==> flow/design.v <==
module top #(parameter WIDTH = 32)
(
	input				   clk,
	input				   rst,
	input 				   div_ready,
	input 				   div_datavalid_i,
	input 	   [WIDTH-1:0] div_dividend_i,
	input 	   [WIDTH-1:0] div_divisor_i,
	output reg 		 	   div_doing_o,
	output reg 		 	   div_qrvalid_o,
	output reg [WIDTH-1:0] div_quotient_o,
	output reg [WIDTH-1:0] div_remainder_o
);
reg [2*WIDTH  :0] div_remainder_r 	[WIDTH-1:0];
reg [2*WIDTH-1:0] div_divisor_r   	[WIDTH-1:0];
reg [  WIDTH-1:0] div_quotient_r  	[WIDTH-1:0];
reg               div_data_valid_r 	[WIDTH-1:0];
reg 		 	  div_qrvalid_r;
reg [WIDTH-1:0]   div_quotiento_r;
reg [WIDTH-1:0]   div_remaindero_r;
always @(posedge clk) begin
    if (rst) begin
    	div_doing_o <= 1'b0;
    end
    else if (div_qrvalid_o) begin
      	div_doing_o <= 1'b0;
    end
    else if(div_datavalid_i) begin
      	div_doing_o <= 1'b1;
    end
end
always @(posedge clk ) begin
	if (rst) begin
    	div_quotient_o 	<= 1'b0;
		div_remainder_o	<= 0;
		div_qrvalid_o	<=0;
    end
	else if (div_ready)begin
		div_quotient_o 	<= 1'b0;
		div_remainder_o	<= 0;
		div_qrvalid_o	<=0;
	end
	else if(div_qrvalid_r)begin
		div_quotient_o 	<= div_quotiento_r;
		div_remainder_o	<= div_remaindero_r;
		div_qrvalid_o	<= div_qrvalid_r;
	end
end
genvar div_m_var;
always @ (posedge clk ) begin
	if (rst) begin
		div_remainder_r	[0] <= {2*WIDTH+1{1'b0}};
		div_divisor_r  	[0] <= {2*WIDTH  {1'b0}};
		div_quotient_r 	[0] <= {  WIDTH  {1'b0}};
		div_data_valid_r[0] <=            1'b0  ;
	end else if (div_datavalid_i) begin
		if (|div_divisor_i) begin 
			div_remainder_r	[0] 	<= (div_dividend_i<<1) - (div_divisor_i<<WIDTH);
			div_divisor_r  	[0] 	<= div_divisor_i<<WIDTH;
			div_quotient_r 	[0] 	<= {  WIDTH  {1'b0}};
			div_data_valid_r[0] 	<=            1'b1  ;
		end else begin
			div_remainder_r	[0] 	<= {2*WIDTH+1{1'b0}};
			div_divisor_r  	[0] 	<= {2*WIDTH  {1'b0}};
			div_quotient_r 	[0] 	<= {  WIDTH  {1'b0}};
			div_data_valid_r[0] 	<=            1'b0  ;
		end
	end else begin
		div_remainder_r	[0]		<= {2*WIDTH+1{1'b0}};
		div_divisor_r  	[0]		<= {2*WIDTH  {1'b0}};
		div_quotient_r 	[0]		<= {  WIDTH  {1'b0}};
		div_data_valid_r[0]		<=            1'b0  ;
	end
end
generate
for (div_m_var=1;div_m_var<WIDTH;div_m_var=div_m_var+1) begin: calculate_cycle
	always @ (posedge clk ) begin
		if (rst) begin
			div_remainder_r[div_m_var] 	<= {2*WIDTH+1{1'b0}};
			div_divisor_r  [div_m_var] 	<= {2*WIDTH  {1'b0}};
			div_quotient_r [div_m_var] 	<= {  WIDTH  {1'b0}};
			div_data_valid_r[div_m_var] <=            1'b0  ;
		end else if (div_data_valid_r[div_m_var-1]) begin
			if (div_remainder_r[div_m_var-1][2*WIDTH]) begin 
				div_remainder_r[div_m_var] <= ((div_remainder_r[div_m_var-1]+div_divisor_r[div_m_var-1])<<1) - div_divisor_r[div_m_var-1];
				div_divisor_r  [div_m_var] <= div_divisor_r  [div_m_var-1];
				div_quotient_r [div_m_var] <= div_quotient_r [div_m_var-1]<<1 ;
				div_data_valid_r[div_m_var] <= div_data_valid_r[div_m_var-1];
			end else begin 
				div_remainder_r[div_m_var] <= (div_remainder_r[div_m_var-1]<<1) - div_divisor_r[div_m_var-1];
				div_divisor_r  [div_m_var] <= div_divisor_r  [div_m_var-1];
				div_quotient_r [div_m_var] <= (div_quotient_r [div_m_var-1]<<1) + 1'b1;
				div_data_valid_r[div_m_var] <= div_data_valid_r[div_m_var-1];
			end
		end else begin
			div_remainder_r[div_m_var] <= div_remainder_r[div_m_var-1];
			div_divisor_r  [div_m_var] <= div_divisor_r  [div_m_var-1];
			div_quotient_r [div_m_var] <= div_quotient_r [div_m_var-1];
			div_data_valid_r[div_m_var] <= div_data_valid_r[div_m_var-1];
		end
	end
end
endgenerate
always @ (posedge clk ) begin
	if (rst) begin
		div_remaindero_r <= {WIDTH{1'b0}};
		div_remaindero_r  <= {WIDTH{1'b0}};
		div_qrvalid_r  <=        1'b0  ;
	end else if (div_data_valid_r[WIDTH-1]) begin
		if (div_remainder_r[WIDTH-1][2*WIDTH]) begin
			div_remaindero_r <= (div_remainder_r[WIDTH-1]+div_divisor_r[WIDTH-1])>>WIDTH;
			div_quotiento_r  <= div_quotient_r [WIDTH-1]<<1;
			div_qrvalid_r  <= div_data_valid_r[WIDTH-1];
		end else begin
			div_remaindero_r <= div_remainder_r[WIDTH-1]>>WIDTH;
			div_quotiento_r  <= (div_quotient_r [WIDTH-1]<<1) + 1'b1;
			div_qrvalid_r  <= div_data_valid_r[WIDTH-1];
		end
	end else begin
			div_qrvalid_r  <= div_data_valid_r[WIDTH-1];
	end
end
endmodule
[Reports on top]
Tool output for the design above, in the order of the flow.
Lines are those of the file above, counted from 1.
Library cell names are shortened.
Not given: --
Inputs
  top module: top
  clock input: clk
  library: sky130hd
  timing corner: tt_025C_1v80

[After elaboration]
Counts by Yosys on the flattened word-level netlist (proc, flatten, opt, wreduce). Print and check cells are left out. Cells with the same type and inputs are merged into one.
Storage and ports
  flip-flop bits (word level): 4198
  input bits: 68
  output and inout port bits: 66
  elaborated cells: 398
Cells by class
  add/sub/neg operators: 126
  multiplexer cells: 126
  bitwise operators: 4
  reductions and logical operators: 7
Operators with widths (number)
  65-bit by 64-bit subtractor with 65-bit output: 62
  65-bit 2-to-1 mux: 62
  64-bit adder: 32
  31-bit 2-to-1 mux: 58
  31-bit by 1-bit adder with 31-bit output with constant B: 29
  33-bit by 64-bit subtractor with 65-bit output: 1
  32-bit 2-to-1 mux: 2
  32-bit by 1-bit adder with 32-bit output with constant B: 1
  32-bit OR reduction: 1
  2-bit OR reduction: 4
  3-bit 2-to-1 mux: 2
  1-bit NOT: 4
  2-bit by 1-bit adder with 3-bit output with constant B: 1
  3-bit OR reduction: 1
  2-bit AND reduction: 1
  1-bit 2-to-1 mux: 2

[Longest topological paths]
Depth = most cells in a row (Yosys ltp): at word level without a register or memory, in the mapped netlist without a sequential cell, where the memories' decode and read muxes count.
Logic depth
  depth after elaboration: 4
  ABC_AREA: 0
  depth in mapped cells: 29
  mapped depth without buffers: 28

[After synthesis]
Source: synth_stat.txt of the flow (Yosys; design flattened, memories mapped). It holds for the ABC_AREA given above (unset counts as 0); a run with the other value may have another netlist.
Cells by type
  dfxtp_1: number 3203, total area 6.41E+04 sq um
  ha_1: number 1986, total area 2.48E+04 sq um
  mux2i_1: number 1671, total area 1.67E+04 sq um
  nor2_1: number 3878, total area 1.46E+04 sq um
  xnor2_1: number 1128, total area 9.88E+03 sq um
  mux2_2: number 773, total area 8.7E+03 sq um
  a21oi_1: number 1694, total area 8.48E+03 sq um
  a21o_1: number 1041, total area 7.81E+03 sq um
  inv_1: number 1641, total area 6.16E+03 sq um
  xor2_1: number 511, total area 4.48E+03 sq um
  o21ai_0: number 808, total area 4.04E+03 sq um
  nand2_1: number 1012, total area 3.8E+03 sq um
  clkbuf_1: number 708, total area 2.66E+03 sq um
  nor2b_1: number 325, total area 2033.2 sq um
  a211oi_1: number 259, total area 1.94E+03 sq um
  o21bai_1: number 257, total area 1929.35 sq um
  nand3_1: number 349, total area 1.75E+03 sq um
  nand2b_1: number 276, total area 1.73E+03 sq um
Not listed: further types 82, cells in them 3008.
Synthesis totals
  mapped cells: 24528
  chip area (Yosys): 208472.4 sq um
  area of sequential cells: 65082.4 sq um
  flip-flop cells: 3235
  buffer cells: 851

[Worst setup path after synthesis]
Path of least setup slack by OpenSTA after synthesis, without wires, with an ideal clock, recovery checks aside; 20% of the period is set as input and as output delay. Where synthesis merged equal registers, the netlist keeps one of their names.
Path post-synthesis
  path kind: reg2reg
  start point: reg div_remainder_r[1][32]
  end point: reg div_remainder_r[2][64]
  period: 7.5 ns
  library setup time: 0.120 ns
  time at the first pin: 0.000 ns
  arrival: 5.403 ns
  data required time: 7.380 ns
  setup slack: 1.978 ns
  path delay: 5.523 ns
  driving pins on the path: 26
  buffers on the path: 0
  period reached after synthesis: 5.522 ns
"path delay" = arrival - input delay + setup time.
"driving pins on the path" counts driving pins, that of a launching flip-flop among them; a cell with two outputs on the path counts twice.
"period reached after synthesis" = period - worst setup slack (recovery checks aside). The figure is calculated, with input and output delays left at 20% of the set period.
Between the ends stands the longest chain of elaborated cells between them, by number of cells; it is not shown to be the way that was timed. Of several equally long chains one is given.
A line is the first line of the expression or statement that the cell stems from. Yosys adds cells for indexed reads and writes and turns some case tables into memories.
A register here has more assigning lines than the two given.
On the way, post-synthesis
  cell sequence: dfxtp_1 > ha_1 > inv_1 > fa_1 > nor2b_1 > o21a_1 > o21ai_0 > a31oi_1 > a31oi_1 > o31a_1 > a2bb2oi_1 > a21oi_1 > a31oi_1 > o21ai_0 > xnor2_1 > mux2_2 > ha_1 > and4_1 > and2_1 > o21ai_0 > o21ai_1 > or4b_1 > a31oi_1 > xnor2_1 > and3_1 > o31a_1
  length of the longest elaborated chain: 4
  elaborated cells between the ends (all ways): 5
  source lines of those cells: 4
  those cells by class: add/sub (3); mux (2)
Ends and longest elaborated chain, post-synthesis
  from (decl): line 14  | reg [2*WIDTH :0] div_remainder_r [WIDTH-1:0];
  from (assign): line 85  | div_remainder_r[div_m_var] <= ((div_remainder_r[div_m_var-1]+div_divisor_r[div_m_var-1])<<1) - div_divisor_r[d ...
  from (assign): line 90  | div_remainder_r[div_m_var] <= (div_remainder_r[div_m_var-1]<<1) - div_divisor_r[div_m_var-1];
  64-bit adder: line 85
  65-bit by 64-bit subtractor with 65-bit output: line 85
  65-bit 2-to-1 mux: line 84  | if (div_remainder_r[div_m_var-1][2*WIDTH]) begin
  65-bit 2-to-1 mux: line 83  | end else if (div_data_valid_r[div_m_var-1]) begin
  to (assign): line 85
  to (assign): line 90
  to (decl): line 14

[Timing after layout]
From the final timing report of run 1: the path of least setup slack in the routed layout; clock arrival at registers is part of the times.
Path post-layout
  path kind: reg2reg
  start point: reg div_remainder_r[13][32]
  end point: reg div_remainder_r[14][64]
  period: 4.22 ns
  library setup time: 0.07 ns
  time at the first pin: 1.06 ns
  arrival: 6.67 ns
  data required time: 5.18 ns
  setup slack: -1.48 ns
  driving pins on the path: 29
  buffers on the path: 4
Between the ends stands the longest chain of elaborated cells between them, by number of cells; it is not shown to be the way that was timed. Of several equally long chains one is given.
A register here has more assigning lines than the two given.
On the way, post-layout
  cell sequence: dfxtp_4 > ha_4 > inv_2 > fa_2 > nor2b_2 > o21ai_2 > a21boi_2 > o21ai_2 > a31o_4 > a211oi_4 > buf_4 > buf_4 > buf_4 > nor2_1 > mux2_2 > ha_1 > buf_4 > a21o_1 > a21oi_1 > nor2_1 > o41ai_2 > o211a_4 > o41a_1 > o21a_1 > o21a_1 > o211ai_1 > o41ai_2 > or4b_1 > a31oi_1
  length of the longest elaborated chain: 4
  elaborated cells between the ends (all ways): 5
  source lines of those cells: 4
  those cells by class: add/sub (3); mux (2)
Ends and longest elaborated chain, post-layout
  from (decl): line 14  | reg [2*WIDTH :0] div_remainder_r [WIDTH-1:0];
  from (assign): line 85  | div_remainder_r[div_m_var] <= ((div_remainder_r[div_m_var-1]+div_divisor_r[div_m_var-1])<<1) - div_divisor_r[d ...
  from (assign): line 90  | div_remainder_r[div_m_var] <= (div_remainder_r[div_m_var-1]<<1) - div_divisor_r[div_m_var-1];
  64-bit adder: line 85
  65-bit by 64-bit subtractor with 65-bit output: line 85
  65-bit 2-to-1 mux: line 84  | if (div_remainder_r[div_m_var-1][2*WIDTH]) begin
  65-bit 2-to-1 mux: line 83  | end else if (div_data_valid_r[div_m_var-1]) begin
  to (assign): line 85
  to (assign): line 90
  to (decl): line 14

# Flow runs of top

Record of 3 stored runs of the RTL-to-layout flow on top, platform sky130hd. The runs are unordered. Constraints: input delay and output delay 20% of the set period each, output load 0.01 pF.
"clock period reached" = clock period - worst setup slack. The figure is calculated, with input and output delays left at 20% of the set period.
"time of the worst setup path": the worst setup path's part of the clock period (all of it between registers, 20% less for each end at a port) less its slack. A launch clock that arrives late makes it longer, a capture clock that arrives late makes it shorter.
"power" is the tool's figure for a default switching activity; nothing was simulated.

==> run 1: settings <==
{ "ABC_AREA": 0, "CAP_MARGIN": 40, "CELL_PAD_IN_SITES_DETAIL_PLACEMENT": 1, "CELL_PAD_IN_SITES_GLOBAL_PLACEMENT": 1, "CORE_ASPECT_RATIO": 0.57, "CTS_CLUSTER_DIAMETER": 47, "CTS_CLUSTER_SIZE": 41, "GPL_TIMING_DRIVEN": 1, "HOLD_SLACK_MARGIN": -0.06, "MAX_ROUTING_LAYER": "met4", "PLACE_DENSITY_LB_ADDON": 0.21, "SETUP_SLACK_MARGIN": -0.25, "SLEW_MARGIN": 30, "TNS_END_PERCENT": 45, "period_ns": 4.22, "CORE_MARGIN": 2, "CORE_UTILIZATION": 40 }
==> run 1: results <==
clock period reached: 5.703 ns
worst hold slack in the final report: 0.361 ns
power: 76103 uW
time of the worst setup path: 5.70 ns
worst path kind: reg2reg
setup slack of the critical path: -1.483 ns
synthesis area: 208472.4 sq um
utilization after layout: 55.0%
total negative slack on setup checks: -308.813 ns
standard-cell area of the final layout: 286062.0 sq um
area of the die: 527201.0 sq um

==> run 2: settings <==
{ "ABC_AREA": 0, "CELL_PAD_IN_SITES_DETAIL_PLACEMENT": 1, "CELL_PAD_IN_SITES_GLOBAL_PLACEMENT": 2, "CORE_ASPECT_RATIO": 1.66, "CTS_CLUSTER_DIAMETER": 47, "GPL_TIMING_DRIVEN": 1, "MAX_ROUTING_LAYER": "met5", "PLACE_DENSITY_LB_ADDON": 0.21, "SETUP_SLACK_MARGIN": -0.25, "SLEW_MARGIN": 35, "period_ns": 7.5, "CAP_MARGIN": 20, "CORE_MARGIN": 2, "CORE_UTILIZATION": 40 }
==> run 2: results <==
clock period reached: 6.292 ns
worst hold slack in the final report: 0.404 ns
power: 41303 uW
time of the worst setup path: 6.29 ns
worst path kind: reg2reg
setup slack of the critical path: 1.208 ns
synthesis area: 208472.4 sq um
utilization after layout: 44.4%
total negative slack on setup checks: 0.000 ns
standard-cell area of the final layout: 230552.0 sq um
area of the die: 527159.0 sq um

==> run 3: settings <==
{ "ABC_AREA": 0, "CAP_MARGIN": 40, "CELL_PAD_IN_SITES_DETAIL_PLACEMENT": 1, "CELL_PAD_IN_SITES_GLOBAL_PLACEMENT": 1, "CORE_ASPECT_RATIO": 1.66, "CTS_CLUSTER_DIAMETER": 47, "CTS_CLUSTER_SIZE": 41, "GPL_TIMING_DRIVEN": 1, "HOLD_SLACK_MARGIN": -0.06, "MAX_ROUTING_LAYER": "met4", "PLACE_DENSITY_LB_ADDON": 0.21, "SETUP_SLACK_MARGIN": -0.25, "SLEW_MARGIN": 35, "period_ns": 4.22, "CORE_MARGIN": 2, "CORE_UTILIZATION": 40 }
==> run 3: results <==
clock period reached: 5.641 ns
worst hold slack in the final report: 0.293 ns
power: 75870 uW
time of the worst setup path: 5.64 ns
worst path kind: reg2reg
setup slack of the critical path: -1.421 ns
synthesis area: 208472.4 sq um
utilization after layout: 55.5%
total negative slack on setup checks: -312.129 ns
standard-cell area of the final layout: 288420.0 sq um
area of the die: 527159.0 sq um
